==> flow/design.v <==
`timescale 1ns / 1ps
module BMU( HD1, HD2, HD3, HD4, HD5, HD6, HD7, HD8, HD9, HD10, HD11, HD12, HD13, HD14, HD15, HD16, Rx, len, clock, reset
    );
output  [1:0] HD1;
output  [1:0] HD2;
output  [1:0] HD3;
output  [1:0] HD4;
output  [1:0] HD5;
output  [1:0] HD6;
output  [1:0] HD7;
output  [1:0] HD8;
output  [1:0] HD9;
output  [1:0] HD10;
output  [1:0] HD11;
output  [1:0] HD12;
output  [1:0] HD13;
output  [1:0] HD14;
output  [1:0] HD15;
output  [1:0] HD16;
input [1:0] Rx;
input len;
input reset;
input clock;
   reg [1:0] 	 HD1;
   reg [1:0] 	 HD2;
   reg [1:0] 	 HD3;
   reg [1:0] 	 HD4;
   reg [1:0] 	 HD5;
   reg [1:0] 	 HD6;
   reg [1:0] 	 HD7;
   reg [1:0] 	 HD8;
   reg [1:0] 	 HD9;
   reg [1:0] 	 HD10;
   reg [1:0] 	 HD11;
   reg [1:0] 	 HD12;
   reg [1:0] 	 HD13;
   reg [1:0] 	 HD14;
   reg [1:0] 	 HD15;
   reg [1:0] 	 HD16; 
always@(posedge clock or posedge reset)
begin
if(reset)
begin
HD1<=0; HD9<=0;
HD2<=0; HD10<=0;
HD3<=0; HD11<=0;
HD4<=0; HD12<=0;
HD5<=0; HD13<=0;
HD6<=0; HD14<=0;
HD7<=0; HD15<=0;
HD8<=0; HD16<=0;
end
else if(len)
begin
case(Rx)
					2'b00: begin
                         HD1 <=2'b00; HD2 <=2'b10; HD3 <=2'b01; HD4 <=2'b01;
                         HD5 <=2'b10; HD6 <=2'b00; HD7 <=2'b01; HD8 <=2'b01;
                         HD9 <=2'b10; HD10<=2'b00; HD11<=2'b01; HD12<=2'b01;
                         HD13<=2'b00; HD14<=2'b10; HD15<=2'b01; HD16<=2'b01;
                      end
               2'b01: begin
                         HD1 <=2'b01; HD2 <=2'b01; HD3 <=2'b00; HD4 <=2'b10;
                         HD5 <=2'b01; HD6 <=2'b01; HD7 <=2'b10; HD8 <=2'b00;
                         HD9 <=2'b01; HD10<=2'b01; HD11<=2'b10; HD12<=2'b00;
                         HD13<=2'b01; HD14<=2'b01; HD15<=2'b00; HD16<=2'b10;
                      end
               2'b10: begin
                         HD1 <=2'b01; HD2 <=2'b01; HD3 <=2'b10; HD4 <=2'b00;
                         HD5 <=2'b01; HD6 <=2'b01; HD7 <=2'b00; HD8 <=2'b10;
                         HD9 <=2'b01; HD10<=2'b01; HD11<=2'b00; HD12<=2'b10;
                         HD13<=2'b01; HD14<=2'b01; HD15<=2'b10; HD16<=2'b00;
                      end
               2'b11: begin
                         HD1 <=2'b10; HD2 <=2'b00; HD3 <=2'b01; HD4 <=2'b01;
                         HD5 <=2'b00; HD6 <=2'b10; HD7 <=2'b01; HD8 <=2'b01;
                         HD9 <=2'b00; HD10<=2'b10; HD11<=2'b01; HD12<=2'b01;
                         HD13<=2'b10; HD14<=2'b00; HD15<=2'b01; HD16<=2'b01;
                      end
          endcase 
end
end
endmodule
`timescale 1ns / 1ps
module Add_Compare(acs_pm_survivor, acs_label, acs_pm_ina, HD_ina, acs_pm_inb, HD_inb, norm, aen, clock, reset
    );
output [3:0] acs_pm_survivor;
output acs_label;
input [3:0] acs_pm_ina;
input [3:0] acs_pm_inb;
input [1:0] HD_ina;
input [1:0] HD_inb;
input [3:0] norm;
input aen;
input clock;
input reset;
reg [3:0] acs_pm_survivor;
reg  acs_label; 
reg [3:0] suma;
reg [3:0] sumb;
wire [4:0] adda = (acs_pm_ina - norm) + HD_ina;
wire [4:0] addb = (acs_pm_inb - norm) + HD_inb;
always@(posedge clock or posedge reset)
begin
if(reset)
suma<=0;
else
begin
if(aen && adda[4])
suma<=4'b1111;
else if(aen)
suma<=adda[3:0];
end
end
always@(posedge clock or posedge reset)
begin
if(reset)
sumb<=0;
else if(aen && addb[4])
sumb<=4'b1111;
else if(aen)
sumb<=addb[3:0];
end
always@(suma or sumb)
begin
if(suma<=sumb)
begin
acs_pm_survivor=suma;
acs_label=1'b0;
end
else
begin
acs_pm_survivor=sumb;
acs_label=1'b1;
end
end
endmodule
`timescale 1ns / 1ps
module ACSU(acs0_pm_out, acs1_pm_out, acs2_pm_out, acs3_pm_out, 
                 acs4_pm_out, acs5_pm_out, acs6_pm_out, acs7_pm_out,
                 acs0_label,  acs1_label,  acs2_label,  acs3_label, 
                 acs4_label,  acs5_label,  acs6_label,  acs7_label,
                 acs0_pm_ina,  acs0_pm_inb, HD0_ina, HD0_inb,
                 acs1_pm_ina,  acs1_pm_inb, HD1_ina, HD1_inb,
                 acs2_pm_ina,  acs2_pm_inb, HD2_ina, HD2_inb,
                 acs3_pm_ina,  acs3_pm_inb, HD3_ina, HD3_inb,
                 acs4_pm_ina,  acs4_pm_inb, HD4_ina, HD4_inb,
                 acs5_pm_ina,  acs5_pm_inb, HD5_ina, HD5_inb,
                 acs6_pm_ina,  acs6_pm_inb, HD6_ina, HD6_inb,
                 acs7_pm_ina,  acs7_pm_inb, HD7_ina, HD7_inb,
                 norm, aen, clock, reset
                );
   output [3:0] acs0_pm_out;
   output [3:0] acs1_pm_out;
   output [3:0] acs2_pm_out;
   output [3:0] acs3_pm_out;
   output [3:0] acs4_pm_out;
   output [3:0] acs5_pm_out;
   output [3:0] acs6_pm_out;
   output [3:0] acs7_pm_out;
   output  acs0_label;
   output  acs1_label;
   output  acs2_label;
   output  acs3_label;
   output  acs4_label;
   output  acs5_label;
   output  acs6_label;
   output  acs7_label;
   input [3:0]  acs0_pm_ina;
   input [3:0]  acs1_pm_ina;
   input [3:0]  acs2_pm_ina;
   input [3:0]  acs3_pm_ina;
   input [3:0]  acs4_pm_ina;
   input [3:0]  acs5_pm_ina;
   input [3:0]  acs6_pm_ina;
   input [3:0]  acs7_pm_ina;
   input [3:0]  acs0_pm_inb;
   input [3:0]  acs1_pm_inb;
   input [3:0]  acs2_pm_inb;
   input [3:0]  acs3_pm_inb;
   input [3:0]  acs4_pm_inb;
   input [3:0]  acs5_pm_inb;
   input [3:0]  acs6_pm_inb;
   input [3:0]  acs7_pm_inb;
   input [1:0] 	   HD0_ina;
   input [1:0] 	   HD1_ina;
   input [1:0] 	   HD2_ina;
   input [1:0] 	   HD3_ina;
   input [1:0] 	   HD4_ina;
   input [1:0] 	   HD5_ina;
   input [1:0] 	   HD6_ina;
   input [1:0] 	   HD7_ina;
   input [1:0] 	   HD0_inb;
   input [1:0] 	   HD1_inb;
   input [1:0] 	   HD2_inb;
   input [1:0] 	   HD3_inb;
   input [1:0] 	   HD4_inb;
   input [1:0] 	   HD5_inb;
   input [1:0] 	   HD6_inb;
   input [1:0] 	   HD7_inb;   
   input [3:0] norm;
   input aen;
   input clock;
   input reset;
Add_Compare DUT0 (.acs_pm_survivor(acs0_pm_out), 
               .acs_label(acs0_label),
               .acs_pm_ina(acs0_pm_ina), 
               .HD_ina(HD0_ina), 
               .acs_pm_inb(acs0_pm_inb), 
               .HD_inb(HD0_inb),
               .norm(norm),
               .aen(aen),
               .clock(clock),
               .reset(reset)
              );
Add_Compare DUT1 (.acs_pm_survivor(acs1_pm_out),
               .acs_label(acs1_label), 
               .acs_pm_ina(acs1_pm_ina), 
               .HD_ina(HD1_ina), 
               .acs_pm_inb(acs1_pm_inb), 
               .HD_inb(HD1_inb),
               .norm(norm),
               .aen(aen),
               .clock(clock),
               .reset(reset)
              );
Add_Compare DUT2 (.acs_pm_survivor(acs2_pm_out), 
               .acs_label(acs2_label),
               .acs_pm_ina(acs2_pm_ina), 
               .HD_ina(HD2_ina),
               .acs_pm_inb(acs2_pm_inb), 
               .HD_inb(HD2_inb),
               .norm(norm),
               .aen(aen),
               .clock(clock),
               .reset(reset)
              );
Add_Compare DUT3 (.acs_pm_survivor(acs3_pm_out), 
               .acs_label(acs3_label),
               .acs_pm_ina(acs3_pm_ina), 
               .HD_ina(HD3_ina),
               .acs_pm_inb(acs3_pm_inb), 
               .HD_inb(HD3_inb),
               .norm(norm),
               .aen(aen),
               .clock(clock),
               .reset(reset)
              );
Add_Compare DUT4 (.acs_pm_survivor(acs4_pm_out), 
               .acs_label(acs4_label),
               .acs_pm_ina(acs4_pm_ina), 
               .HD_ina(HD4_ina),
               .acs_pm_inb(acs4_pm_inb), 
               .HD_inb(HD4_inb),
               .norm(norm),
               .aen(aen),
               .clock(clock),
               .reset(reset)
              );
Add_Compare DUT5 (.acs_pm_survivor(acs5_pm_out), 
               .acs_label(acs5_label),
               .acs_pm_ina(acs5_pm_ina), 
               .HD_ina(HD5_ina),
               .acs_pm_inb(acs5_pm_inb), 
               .HD_inb(HD5_inb),               
               .norm(norm),
               .aen(aen),
               .clock(clock),
               .reset(reset)
               );
Add_Compare DUT6 (.acs_pm_survivor(acs6_pm_out), 
               .acs_label(acs6_label),
               .acs_pm_ina(acs6_pm_ina), 
               .HD_ina(HD6_ina),
               .acs_pm_inb(acs6_pm_inb), 
               .HD_inb(HD6_inb),
               .norm(norm),
               .aen(aen),
               .clock(clock),
               .reset(reset)
              );
Add_Compare DUT7 (.acs_pm_survivor(acs7_pm_out), 
               .acs_label(acs7_label),
               .acs_pm_ina(acs7_pm_ina), 
               .HD_ina(HD7_ina),
               .acs_pm_inb(acs7_pm_inb), 
               .HD_inb(HD7_inb),
               .norm(norm),
               .aen(aen),
               .clock(clock),
               .reset(reset)
              );
endmodule 
`timescale 1ns / 1ps
module Decision( bstate, flag_metric, in0, in1, in2, in3, in4 ,in5, in6, in7);
output [2:0] bstate;
output [3:0] flag_metric;
input [3:0] in0;
input [3:0] in1;
input [3:0] in2;
input [3:0] in3;
input [3:0] in4;
input [3:0] in5;
input [3:0] in6;
input [3:0] in7;
reg [2:0] bstate;
reg [3:0] min01;
reg [3:0] min23;
reg [3:0] min45;
reg [3:0] min67;
reg [3:0] min0123;
reg [3:0] min4567;
reg [3:0] flag_metric; 
always@(*)
begin
if(in0<=in1)
min01=in0;
else
min01=in1;
if(in2<=in3)
min23=in2;
else
min23=in3;
if(in4<=in5)
min45=in4;
else
min45=in5;
if(in6<=in7)
min67=in6;
else
min67=in7;
if(min01<=min23)
min0123=min01;
else
min0123=min23;
if(min45<=min67)
min4567=min45;
else
min4567=min67;
if(min0123<=min4567)
flag_metric=min0123;
else
flag_metric=min4567;
end
always@(*)
begin
bstate=3'b000;
if(flag_metric==in0)
bstate=3'b000;
if(flag_metric==in1)
bstate=3'b001;
if(flag_metric==in2)
bstate=3'b010;
if(flag_metric==in3)
bstate=3'b011;
if(flag_metric==in4)
bstate=3'b100;
if(flag_metric==in5)
bstate=3'b101;
if(flag_metric==in6)
bstate=3'b110;
if(flag_metric==in7)
bstate=3'b111;
end
endmodule
module controlpath (Dx,  oen,  len, aen, 
                     A0_out, A1_out, A2_out, A3_out, A4_out, A5_out, A6_out, A7_out,
                     A0_in,  A1_in,  A2_in,  A3_in,  A4_in,  A5_in,  A6_in,  A7_in,
                     acs0_label,  acs1_label,  acs2_label,  acs3_label,  acs4_label,  acs5_label,  acs6_label,  acs7_label,
                     min_metric, seqrdy, reset, clock 
                    );
   output  Dx;
   output [3:0] min_metric;
   output           oen;
   output           len;
   output          aen;
   output [3:0] A0_out;
   output [3:0] A1_out;
   output [3:0] A2_out;
   output [3:0] A3_out;
   output [3:0] A4_out;
   output [3:0] A5_out;
   output [3:0] A6_out;
   output [3:0] A7_out;
   input [3:0] A0_in;
   input [3:0] A1_in;
   input [3:0] A2_in;
   input [3:0] A3_in;
   input [3:0] A4_in;
   input [3:0] A5_in;
   input [3:0] A6_in;
   input [3:0] A7_in;
   input   acs0_label;
   input   acs1_label;
   input   acs2_label;
   input   acs3_label;
   input   acs4_label;
   input   acs5_label;
   input   acs6_label;
   input   acs7_label;
   input 	  seqrdy;
   input 	  reset;
   input 	  clock;
   reg [14:0]   P0;
   reg [14:0]   P1;
   reg [14:0]   P2;
   reg [14:0]   P3;
   reg [14:0]   P4;
   reg [14:0]   P5;
   reg [14:0]   P6;
   reg [14:0]   P7;
   reg [3:0]   A0;
   reg [3:0]   A1;
   reg [3:0]   A2;
   reg [3:0]   A3;
   reg [3:0]   A4;
   reg [3:0]   A5;
   reg [3:0]   A6;
   reg [3:0]   A7;
   reg [3:0] 	  write_ptr;
   reg [3:0] 	  trace_ptr;
   reg [2:0] 	  tb_reg;
   reg 		   len;
   reg 		  aen;
   reg 		  wen;
   reg 		  ten;
   reg 		   oen;
   parameter [6:0] 
                   RESET           =7'b0000001,
                   calc_HD         =7'b0000010,
                   add_HD          =7'b0000100,
                   write_state     =7'b0001000,
                   beststate       =7'b0010000,
                   traceback       =7'b0100000,
						 output_DX       =7'b1000000;
   reg [6:0] next_state;
   wire [2:0] min_state;
   Decision UUT_TB (.bstate(min_state), .flag_metric(min_metric),
                         .in0(A0_out), .in1(A1_out), .in2(A2_out), .in3(A3_out), 
                         .in4(A4_out), .in5(A5_out), .in6(A6_out), .in7(A7_out));
   assign Dx = ( oen) ? tb_reg[0] : 1'b0;
   assign A0_out = (write_ptr>0) ? A0_in:A0;
   assign A1_out = (write_ptr>0) ? A1_in:A1;
   assign A2_out = (write_ptr>0) ? A2_in:A2;
   assign A3_out = (write_ptr>0) ? A3_in:A3;
   assign A4_out = (write_ptr>0) ? A4_in:A4;
   assign A5_out = (write_ptr>0) ? A5_in:A5;
   assign A6_out = (write_ptr>0) ? A6_in:A6;
   assign A7_out = (write_ptr>0) ? A7_in:A7;
   always @(posedge clock or posedge reset)
     begin
	if (reset)
	  begin
	     P0 <=0; P1 <=0; P2 <=0; P3 <=0; P4 <=0; P5 <=0; P6 <=0; P7 <=0;
	  end
	else
	  begin
             if (wen && write_ptr>0)
               begin
                  P0   <={acs0_label, P0[14:1]};									 
                  P1   <={acs1_label, P1[14:1]};									 
                  P2   <={acs2_label, P2[14:1]};
                  P3   <={acs3_label, P3[14:1]};
                  P4   <={acs4_label, P4[14:1]};
                  P5   <={acs5_label, P5[14:1]};
                  P6   <={acs6_label, P6[14:1]};
                  P7   <={acs7_label, P7[14:1]};		  
               end	  
      end
	  end
   always @(posedge clock or posedge reset)
     begin
	if (reset)
	  begin
	     A0 <=0;       A1 <=4'b1111; A2 <=4'b1111; A3 <=4'b1111; 
             A4 <=4'b1111; A5 <=4'b1111; A6 <=4'b1111; A7 <=4'b1111;
	  end
	else
	  begin
             if (wen)
               begin
                  A0 <=A0_in; A1 <=A1_in; A2 <=A2_in; A3 <=A3_in; 
                  A4 <=A4_in; A5 <=A5_in; A6 <=A6_in; A7 <=A7_in;
               end
	  end
     end
   always @(posedge clock or posedge reset)
     begin
	if (reset)
	  tb_reg <=0;
	else
	  begin
	     if (next_state==write_state)
	        tb_reg <=min_state;
	     else if (ten)
               begin
                  case (tb_reg)
                    3'b000 : tb_reg <={P0[trace_ptr],tb_reg[2:1]};
                    3'b001 : tb_reg <={P1[trace_ptr],tb_reg[2:1]};
                    3'b010 : tb_reg <={P2[trace_ptr],tb_reg[2:1]};
                    3'b011 : tb_reg <={P3[trace_ptr],tb_reg[2:1]};
                    3'b100 : tb_reg <={P4[trace_ptr],tb_reg[2:1]};
                    3'b101 : tb_reg <={P5[trace_ptr],tb_reg[2:1]};
                    3'b110 : tb_reg <={P6[trace_ptr],tb_reg[2:1]};
                    3'b111 : tb_reg <={P7[trace_ptr],tb_reg[2:1]};
                  endcase
	       end
	  end
     end
   always @ (posedge clock or posedge reset)
     begin
        if (reset)
          begin
              len <=0; aen <=0; wen <=0; ten <=0;  oen <=0;
	     write_ptr    <=0;
	     trace_ptr    <=0;
             next_state   <= RESET;
          end
        else
          begin
             case(next_state)
               RESET:      begin
		             if (seqrdy)
			       begin
                                   len <=0; aen <=0; wen <=0; ten <=0;  oen <=0;
                                  next_state <=calc_HD;
			       end
		             else
			       next_state <=RESET;
                           end  
               calc_HD:    begin
                               len <=1; aen <=0; wen <=0; ten <=0;  oen <=0;
                              next_state   <= add_HD;
                           end 
               add_HD:        begin
                             if (seqrdy)
                               begin
                               len <=0; aen <=1; wen <=0; ten <=0;  oen <=0;
                              next_state   <= write_state;
                               end
                             else
                              next_state   <= add_HD;
                           end 
               write_state: begin
                                 if (write_ptr < 14)
                                   begin
                                       len <=0; aen <=0; wen <=1; ten <=0;  oen <=0;
				      write_ptr <=write_ptr+1;
                                      next_state   <= calc_HD;
                                   end
                                else if (write_ptr == 14)
                                   begin
				       len <=0; aen <=0; wen <=1; ten <=0;  oen <=0;
				      write_ptr <=write_ptr+1;
                                      next_state   <= beststate;
			           end
                              end  
               beststate:    begin
                                  len <=0; aen <=0; wen <=0; ten <=0;  oen <=0;
		                 ;
		                 write_ptr    <=14;
		  		 trace_ptr    <=14;
                                 next_state   <= traceback;
                              end 
               traceback:     begin
                                 if (trace_ptr >1)
                                   begin
                                       len <=0; aen <=0; wen <=0; ten <=1;  oen <=0;
		                      trace_ptr    <=trace_ptr-1; 
                                      next_state   <= traceback;
                                   end	    
                                 else if (trace_ptr == 1) 
                                   begin
                                       len <=0; aen <=0; wen <=0; ten <=0;  oen <=0;
                                      next_state   <= output_DX;
	                           end
                              end 
               output_DX:     begin
                                       len <=0; aen <=0; wen <=0; ten <=0;  oen <=1;
                                      next_state   <= calc_HD;
                end 
	    endcase 
	 end 
   end 
endmodule
`timescale 1ns / 1ps
module Viterbi(Dx, Rx, oen, rxrdy, clock, seqrdy,reset
    );
output Dx;
output oen;
output rxrdy;
input [1:0] Rx;
input seqrdy;
input reset;
input clock;
wire[3:0] A0_out;
wire[3:0] A1_out;
wire[3:0] A2_out;
wire[3:0] A3_out;
wire[3:0] A4_out;
wire[3:0] A5_out;
wire[3:0] A6_out;
wire[3:0] A7_out;
 wire [3:0] acs0_pm_out;
 wire [3:0] acs1_pm_out;
 wire [3:0] acs2_pm_out;
 wire [3:0] acs3_pm_out;
 wire [3:0] acs4_pm_out;
 wire [3:0] acs5_pm_out;   
 wire [3:0] acs6_pm_out;   
 wire [3:0] acs7_pm_out;
wire acs0_label;
wire acs1_label;
wire acs2_label;
wire acs3_label;
wire acs4_label;
wire acs5_label;
wire acs6_label;
wire acs7_label;
wire len;
wire aen;
wire [3:0] min_metric;
assign rxrdy = len;
wire [1:0] HD1;	wire [1:0] HD9;
wire [1:0] HD2;	wire [1:0] HD10;
wire [1:0] HD3;   wire [1:0] HD11;
wire [1:0] HD4;	wire [1:0] HD12;
wire [1:0] HD5;	wire [1:0] HD13;
wire [1:0] HD6;	wire [1:0] HD14;
wire [1:0] HD7;	wire [1:0] HD15;
wire [1:0] HD8;	wire [1:0] HD16;
BMU U1(.HD1(HD1), .HD2(HD2), .HD3(HD3), .HD4(HD4), .HD5(HD5), .HD6(HD6), .HD7(HD7), .HD8(HD8), .HD9(HD9), .HD10(HD10), .HD11(HD11), .HD12(HD12), .HD13(HD13), .HD14(HD14), .HD15(HD15), .HD16(HD16), .Rx(Rx), .len(len & seqrdy), .clock(clock), .reset(reset)
);
ACSU U2(.acs0_pm_out(acs0_pm_out), .acs1_pm_out(acs1_pm_out), 
              .acs2_pm_out(acs2_pm_out), .acs3_pm_out(acs3_pm_out), 
              .acs4_pm_out(acs4_pm_out), .acs5_pm_out(acs5_pm_out), 
              .acs6_pm_out(acs6_pm_out), .acs7_pm_out(acs7_pm_out),
              .acs0_label(acs0_label),   .acs1_label(acs1_label), 
              .acs2_label(acs2_label),   .acs3_label(acs3_label), 
              .acs4_label(acs4_label),   .acs5_label(acs5_label), 
              .acs6_label(acs6_label),   .acs7_label(acs7_label),
              .acs0_pm_ina(A0_out),  .acs0_pm_inb(A4_out), .HD0_ina(HD1), .HD0_inb(HD9),
              .acs1_pm_ina(A0_out),  .acs1_pm_inb(A4_out), .HD1_ina(HD2), .HD1_inb(HD10),
              .acs2_pm_ina(A1_out),  .acs2_pm_inb(A5_out), .HD2_ina(HD3), .HD2_inb(HD11),
              .acs3_pm_ina(A1_out),  .acs3_pm_inb(A5_out), .HD3_ina(HD4), .HD3_inb(HD12),
              .acs4_pm_ina(A2_out),  .acs4_pm_inb(A6_out), .HD4_ina(HD5), .HD4_inb(HD13),
              .acs5_pm_ina(A2_out),  .acs5_pm_inb(A6_out), .HD5_ina(HD6), .HD5_inb(HD14),
              .acs6_pm_ina(A3_out),  .acs6_pm_inb(A7_out), .HD6_ina(HD7), .HD6_inb(HD15),
              .acs7_pm_ina(A3_out),  .acs7_pm_inb(A7_out), .HD7_ina(HD8), .HD7_inb(HD16),
	      .norm(min_metric), .aen(aen), .reset(reset), .clock(clock)
              );
				 controlpath U3(.Dx(Dx), .oen(oen), .len(len), .aen(aen), 
                 .A0_out(A0_out), .A1_out(A1_out), .A2_out(A2_out), .A3_out(A3_out), 
                 .A4_out(A4_out), .A5_out(A5_out), .A6_out(A6_out), .A7_out(A7_out),
                 .A0_in(acs0_pm_out), .A1_in(acs1_pm_out), .A2_in(acs2_pm_out), .A3_in(acs3_pm_out),  
                 .A4_in(acs4_pm_out), .A5_in(acs5_pm_out), .A6_in(acs6_pm_out), .A7_in(acs7_pm_out),
                 .acs0_label(acs0_label), .acs1_label(acs1_label), .acs2_label(acs2_label), .acs3_label(acs3_label), 
                 .acs4_label(acs4_label), .acs5_label(acs5_label), .acs6_label(acs6_label), .acs7_label(acs7_label),
                 .min_metric(min_metric), .seqrdy(seqrdy), .reset(reset), .clock(clock)
                );
endmodule
# From RTL to reports: Viterbi
# What the tools print for Viterbi, step after step.
# Line numbers count from 1 in the design file above.
# Not given: --
[inputs]
top = "Viterbi"
clk_port = "clock"
lib = "sky130hd"
pvt_corner = "tt_025C_1v80"

# Elaborated design
# Source: Yosys, flattened and elaborated, memories not mapped. Widths are those after wreduce. Registers that Yosys merges into a memory's read port (data or address) are not register bits. Print and check cells do not count. Equal cells are merged and count once.
[bits]
output_inout_bits = 3
wordCells = 289
regBits = 247
inputBits = 5
[classes]
muxes = 104
equal = 32
n_shift = 8
n_addsub = 26
cmp = 18
bitwise = 1
n_reduce_logical = 55
[op_table]
columns = ["cell", "n"]
rows = [
  ["two-way mux 4 bit", 59],
  ["variable part select 15 x 4 -> 1 bit", 8],
  ["adder 5 x 2 -> 5 bit", 16],
  ["less-or-equal comparator 4 bit", 15],
  ["case mux 7 bit (select 7 bit)", 1],
  ["subtractor 4 x 4 -> 5 bit", 8],
  ["nonzero test 2 bit", 19],
  ["equality test 4 bit", 7],
  ["two-way mux 7 bit", 4],
  ["case mux 3 bit (select 8 bit)", 1],
  ["case mux 2 bit (select 3 bit)", 4],
  ["two-way mux 3 bit", 8],
  ["two-way mux 1 bit", 19],
  ["logical AND 1 bit", 17],
  ["case mux 4 bit (select 2 bit)", 2],
  ["case mux 1 bit (select 5 bit)", 3],
  ["equality test 3 bit with constant B", 4],
  ["AND reduction 4 bit", 3],
  ["nonzero test 6 bit", 2],
  ["OR reduction 2 bit", 5],
  ["greater-than comparator 4 x 1 -> 1 bit with constant B", 2],
  ["case mux 1 bit (select 4 bit)", 2],
  ["equality test 7 x 1 -> 1 bit with constant B", 1],
  ["equality test 7 x 2 -> 1 bit with constant B", 1],
  ["equality test 7 x 3 -> 1 bit with constant B", 1],
  ["equality test 7 x 4 -> 1 bit with constant B", 1],
  ["equality test 7 x 5 -> 1 bit with constant B", 1],
  ["equality test 7 x 6 -> 1 bit with constant B", 1],
]
# Not listed: further kinds 24, cells in them 29.

# Longest topological paths
# Depth = most cells in a row (Yosys ltp): at word level without a register or memory, in the mapped netlist without a sequential cell, where the memories' decode and read muxes count.
[depth]
word_depth = 18
abc_area = 0
mapped_depth = 43
depth_no_buf = 42

# After synthesis
# Yosys stat after the flow's synthesis: flattened, memories mapped to cells. It holds for the ABC_AREA given above (unset counts as 0); a run with the other value may have another netlist.
[mapped]
mapped_area_um2 = 16518.3
ffs = 245
cells = 1642
seq_area_um2 = 6167.2
n_buf = 77
[types]
columns = ["type", "n", "type_area_um2"]
rows = [
  ["sky130_fd_sc_hd__dfrtp_1", 216, 5.41E+03],
  ["sky130_fd_sc_hd__mux2_2", 135, 1.52E+03],
  ["sky130_fd_sc_hd__ha_1", 118, 1.48E+03],
  ["sky130_fd_sc_hd__dfstp_2", 29, 761.981],
  ["sky130_fd_sc_hd__a21oi_1", 132, 660.634],
  ["sky130_fd_sc_hd__nor2_1", 175, 656.88],
  ["sky130_fd_sc_hd__mux2i_1", 63, 630.605],
  ["sky130_fd_sc_hd__mux4_2", 27, 608.083],
  ["sky130_fd_sc_hd__fa_1", 24, 480.461],
  ["sky130_fd_sc_hd__inv_1", 122, 457.939],
  ["sky130_fd_sc_hd__o21ai_0", 77, 385.37],
  ["sky130_fd_sc_hd__xnor2_1", 32, 280.269],
  ["sky130_fd_sc_hd__nand2_1", 62, 232.723],
  ["sky130_fd_sc_hd__xor2_1", 26, 227.718],
  ["sky130_fd_sc_hd__clkbuf_1", 54, 202.694],
  ["sky130_fd_sc_hd__nor2b_1", 23, 143.888],
  ["sky130_fd_sc_hd__nand3_1", 26, 130.125],
  ["sky130_fd_sc_hd__a31oi_1", 20, 125.12],
]
# Other cell types: 57; their cells: 281.
# The figures by module come from a second, unflattened synthesis with its own total; it is not the netlist above.
[hier_totals]
cells_unflattened = 1638
hier_area_um2 = 17478.0
# Each row is one instance without its submodules.
[by_module]
columns = ["module", "mod_area_um2", "n_cells", "mod_seq_area_um2", "n_inst"]
rows = [
  ["controlpath", 8356.8, 649, 4415.5, 1],
  ["Add_Compare", 865.8, 89, 200.2, 8],
  ["Decision", 1686.6, 229, 0.0, 1],
  ["BMU", 501.7, 47, 150.1, 1],
  ["Viterbi", 6.3, 1, 0.0, 1],
  ["ACSU", 0.0, 0, 0.0, 1],
]

# Path before layout
# Path of least setup slack by OpenSTA after synthesis, without wires, with an ideal clock, recovery checks aside; 20% of the period is set as input and as output delay. Where synthesis merged equal registers, the netlist keeps one of their names.
[synth_timing]
path_type = "register to register"
startpoint = "register U3.write_ptr[0]"
endpoint = "register U2.DUT0.sumb[3]"
tclk_ps = 8000
path_delay_ps = 8816
stages = 38
launch_ps = 0
path_slack_ps = -816
n_path_buf = 5
arrival_ps = 8675
t_required_ps = 7859
setup_ps = 141
period_less_setup_slack_ps = 8816
# "path_delay_ps" is the arrival time less input delay plus setup time.
# "stages": output pins that drive a net of the path, with the launching flip-flop's if there is one; two outputs of one cell count as two.
# "period_less_setup_slack_ps" is the clock period less the worst setup slack; recovery checks do not enter. This is arithmetic on one report: input and output delays are still those of the set period (20% each).
# The rows between start and end are the longest chain of elaborated cells between them; the timing report does not say that the signal goes this way. Where chains are equally long, one stands for them.
# A line is the first line of the expression or statement that the cell stems from. Yosys adds cells for indexed reads and writes and turns some case tables into memories.
# A register here has more assigning lines than the two given.
[synth_via]
cell_sequence = "sky130_fd_sc_hd__dfrtp_1 > sky130_fd_sc_hd__inv_1 > sky130_fd_sc_hd__ha_1 > sky130_fd_sc_hd__nand2_1 > sky130_fd_sc_hd__clkbuf_1 > sky130_fd_sc_hd__clkbuf_1 > sky130_fd_sc_hd__clkbuf_1 > sky130_fd_sc_hd__buf_1 > sky130_fd_sc_hd__buf_1 > sky130_fd_sc_hd__o21ai_0 > sky130_fd_sc_hd__ha_1 > sky130_fd_sc_hd__and3b_1 > sky130_fd_sc_hd__a2111oi_4 > sky130_fd_sc_hd__o21ai_1 > sky130_fd_sc_hd__nor3b_1 > sky130_fd_sc_hd__a221o_1 > sky130_fd_sc_hd__ha_1 > sky130_fd_sc_hd__o21a_1 > (+2 left out) > sky130_fd_sc_hd__mux2i_1 > sky130_fd_sc_hd__ha_1 > sky130_fd_sc_hd__a21oi_1 > sky130_fd_sc_hd__a21oi_1 > sky130_fd_sc_hd__maj3_1 > sky130_fd_sc_hd__a22o_1 > sky130_fd_sc_hd__o21ai_0 > sky130_fd_sc_hd__ha_1 > sky130_fd_sc_hd__fa_1 > sky130_fd_sc_hd__inv_1 > sky130_fd_sc_hd__ha_1 > sky130_fd_sc_hd__a21oi_1 > sky130_fd_sc_hd__nor3_1 > sky130_fd_sc_hd__a21oi_1 > sky130_fd_sc_hd__o31ai_1 > sky130_fd_sc_hd__a211oi_1 > sky130_fd_sc_hd__xnor2_1 > sky130_fd_sc_hd__a31oi_1"
elab_chain_len = 12
cells_between = 29
classes_between = "add/sub: 2; compare: 8; mux: 17; reduce/logical: 2"
[synth_rtl]
columns = ["item", "line_no", "source"]
rows = [
  ["start, declared", 420, "reg [3:0] write_ptr;"],
  ["start, assigned", 548, "write_ptr <=write_ptr+1;"],
  ["start, assigned", 554, "write_ptr <=write_ptr+1;"],
  ["greater-than comparator 4 x 1 -> 1 bit", 442, "assign A0_out = (write_ptr>0) ? A0_in:A0;"],
  ["two-way mux 4 bit", 442, ""],
  ["less-or-equal comparator 4 bit", 316, "if(in0<=in1)"],
  ["two-way mux 4 bit", 316, ""],
  ["less-or-equal comparator 4 bit", 332, "if(min01<=min23)"],
  ["two-way mux 4 bit", 332, ""],
  ["less-or-equal comparator 4 bit", 340, "if(min0123<=min4567)"],
  ["two-way mux 4 bit", 340, ""],
  ["subtractor 4 x 4 -> 5 bit", 102, "wire [4:0] addb = (acs_pm_inb - norm) + HD_inb;"],
  ["adder 5 x 2 -> 5 bit", 102, ""],
  ["two-way mux 4 bit", 121, "else if(aen)"],
  ["two-way mux 4 bit", 119, "else if(aen && addb[4])"],
  ["end, assigned", 118, "sumb<=0;"],
  ["end, assigned", 122, "sumb<=addb[3:0];"],
  ["end, declared", 100, "reg [3:0] sumb;"],
]

# Worst path after layout
# From the final timing report of stored run 1: the path of least setup slack in the routed layout; clock arrival at registers is part of the times.
# The report prints the path's times to 10 ps; the period is as set.
[layout_timing]
path_type = "register to register"
startpoint = "register U2.DUT4.suma[3]"
endpoint = "register U2.DUT6.suma[0]"
launch_ps = 580
arrival_ps = 8600
setup_ps = 140
t_required_ps = 8680
stages = 34
path_slack_ps = 80
n_path_buf = 4
tclk_ps = 8260
# The rows between start and end are the longest chain of elaborated cells between them; the timing report does not say that the signal goes this way. Where chains are equally long, one stands for them.
# A register here has more assigning lines than the two given.
[layout_via]
cell_sequence = "sky130_fd_sc_hd__dfrtp_1 > sky130_fd_sc_hd__ha_1 > sky130_fd_sc_hd__or2_2 > sky130_fd_sc_hd__o311ai_4 > sky130_fd_sc_hd__or2_4 > sky130_fd_sc_hd__buf_4 > sky130_fd_sc_hd__a21oi_2 > sky130_fd_sc_hd__a21oi_2 > sky130_fd_sc_hd__ha_4 > sky130_fd_sc_hd__and3_1 > sky130_fd_sc_hd__a221o_1 > sky130_fd_sc_hd__buf_4 > sky130_fd_sc_hd__mux2_4 > sky130_fd_sc_hd__ha_4 > sky130_fd_sc_hd__a21oi_1 > sky130_fd_sc_hd__maj3_1 > sky130_fd_sc_hd__a22oi_2 > sky130_fd_sc_hd__mux2i_2 > sky130_fd_sc_hd__inv_1 > sky130_fd_sc_hd__ha_4 > sky130_fd_sc_hd__a21oi_1 > sky130_fd_sc_hd__a21oi_1 > sky130_fd_sc_hd__maj3_1 > sky130_fd_sc_hd__a22o_4 > sky130_fd_sc_hd__mux2_4 > sky130_fd_sc_hd__buf_4 > sky130_fd_sc_hd__buf_4 > sky130_fd_sc_hd__fa_1 > sky130_fd_sc_hd__inv_1 > sky130_fd_sc_hd__fa_1 > sky130_fd_sc_hd__nand3_1 > sky130_fd_sc_hd__xor2_2 > sky130_fd_sc_hd__o21ai_0 > sky130_fd_sc_hd__o21ai_0"
elab_chain_len = 13
cells_between = 15
cone_lines = 8
classes_between = "add/sub: 2; compare: 4; mux: 7; reduce/logical: 2"
[layout_rtl]
columns = ["item", "line_no", "source"]
rows = [
  ["start, declared", 99, "reg [3:0] suma;"],
  ["start, assigned", 106, "suma<=0;"],
  ["start, assigned", 112, "suma<=adda[3:0];"],
  ["less-or-equal comparator 4 bit", 126, "if(suma<=sumb)"],
  ["two-way mux 4 bit", 126, ""],
  ["two-way mux 4 bit", 446, "assign A4_out = (write_ptr>0) ? A4_in:A4;"],
  ["less-or-equal comparator 4 bit", 324, "if(in4<=in5)"],
  ["two-way mux 4 bit", 324, ""],
  ["less-or-equal comparator 4 bit", 336, "if(min45<=min67)"],
  ["two-way mux 4 bit", 336, ""],
  ["less-or-equal comparator 4 bit", 340, "if(min0123<=min4567)"],
  ["two-way mux 4 bit", 340, ""],
  ["subtractor 4 x 4 -> 5 bit", 101, "wire [4:0] adda = (acs_pm_ina - norm) + HD_ina;"],
  ["adder 5 x 2 -> 5 bit", 101, ""],
  ["two-way mux 4 bit", 111, "else if(aen)"],
  ["two-way mux 4 bit", 109, "if(aen && adda[4])"],
  ["end, assigned", 110, "suma<=4'b1111;"],
  ["end, assigned", 112, ""],
  ["end, declared", 99, ""],
]

# Stored flow runs of Viterbi (4 of them; Yosys, OpenROAD, sky130hd). They differ in their settings and are not a sequence. Constraints: input delay and output delay 20% of the set period each, output load 0.01 pF.
# "timing.achieved_period_ps": clock period set for the run, less the worst setup slack. It is reckoned from that one timing run; input and output delays stay at 20% of the period that was set.
# "worstPathTime_ps" is the time allowed to the run's worst setup path (the clock period less input and output delay, where it has them) less its slack. Clock arrival times count: a late capture clock shortens it, a late launch clock lengthens it.
# "worstPathTime_ps" is known to 10 ps.

[[run]]
name = "stored run 1"
[run.settings]
period_ns = 8.26
CAP_MARGIN = 20
CORE_MARGIN = 2
CORE_UTILIZATION = 40
SLEW_MARGIN = 20
[run.results]
synth_chip_area_um2 = 16518.3
timing.achieved_period_ps = 8178
final_die_area_um2 = 42938.1
ws_hold_ps = 489
finalCellArea_um2 = 19208.4
final_util_pct = 47.0
worst_setup_slack_ps = 82
tns_ps = 0
worstPathTime_ps = 8180
critical_path_kind = "register to register"

[[run]]
name = "stored run 2"
[run.settings]
ABC_AREA = 1
CAP_MARGIN = 15
CELL_PAD_IN_SITES_GLOBAL_PLACEMENT = 1
CORE_UTILIZATION = 68
CTS_CLUSTER_DIAMETER = 321
CTS_CLUSTER_SIZE = 25
GPL_ROUTABILITY_DRIVEN = 0
GPL_TIMING_DRIVEN = 0
HOLD_SLACK_MARGIN = -0.09
MAX_ROUTING_LAYER = "met4"
MIN_ROUTING_LAYER = "met2"
PLACE_DENSITY_LB_ADDON = 0.07
SETUP_SLACK_MARGIN = 0.55
SLEW_MARGIN = 25
period_ns = 8.85
CORE_MARGIN = 2
[run.results]
outcome = "not finished: placement ended with error FLW-0024"

[[run]]
name = "stored run 3"
[run.settings]
ABC_AREA = 1
CELL_PAD_IN_SITES_DETAIL_PLACEMENT = 2
CELL_PAD_IN_SITES_GLOBAL_PLACEMENT = 2
CORE_UTILIZATION = 61
CTS_CLUSTER_DIAMETER = 246
HOLD_SLACK_MARGIN = -0.07
PLACE_DENSITY = 0.6
SETUP_SLACK_MARGIN = 2.61
period_ns = 11.8
CAP_MARGIN = 20
CORE_MARGIN = 2
SLEW_MARGIN = 20
[run.results]
outcome = "not finished: placement ended with error GPL-0301"

[[run]]
name = "stored run 4"
[run.settings]
ABC_AREA = 1
CAP_MARGIN = 30
CELL_PAD_IN_SITES_GLOBAL_PLACEMENT = 1
CORE_UTILIZATION = 68
CTS_CLUSTER_SIZE = 25
GPL_ROUTABILITY_DRIVEN = 0
MAX_ROUTING_LAYER = "met5"
SETUP_SLACK_MARGIN = 0.21
SLEW_MARGIN = 25
period_ns = 8.85
CORE_MARGIN = 2
[run.results]
outcome = "not finished: placement ended with error GPL-0301"
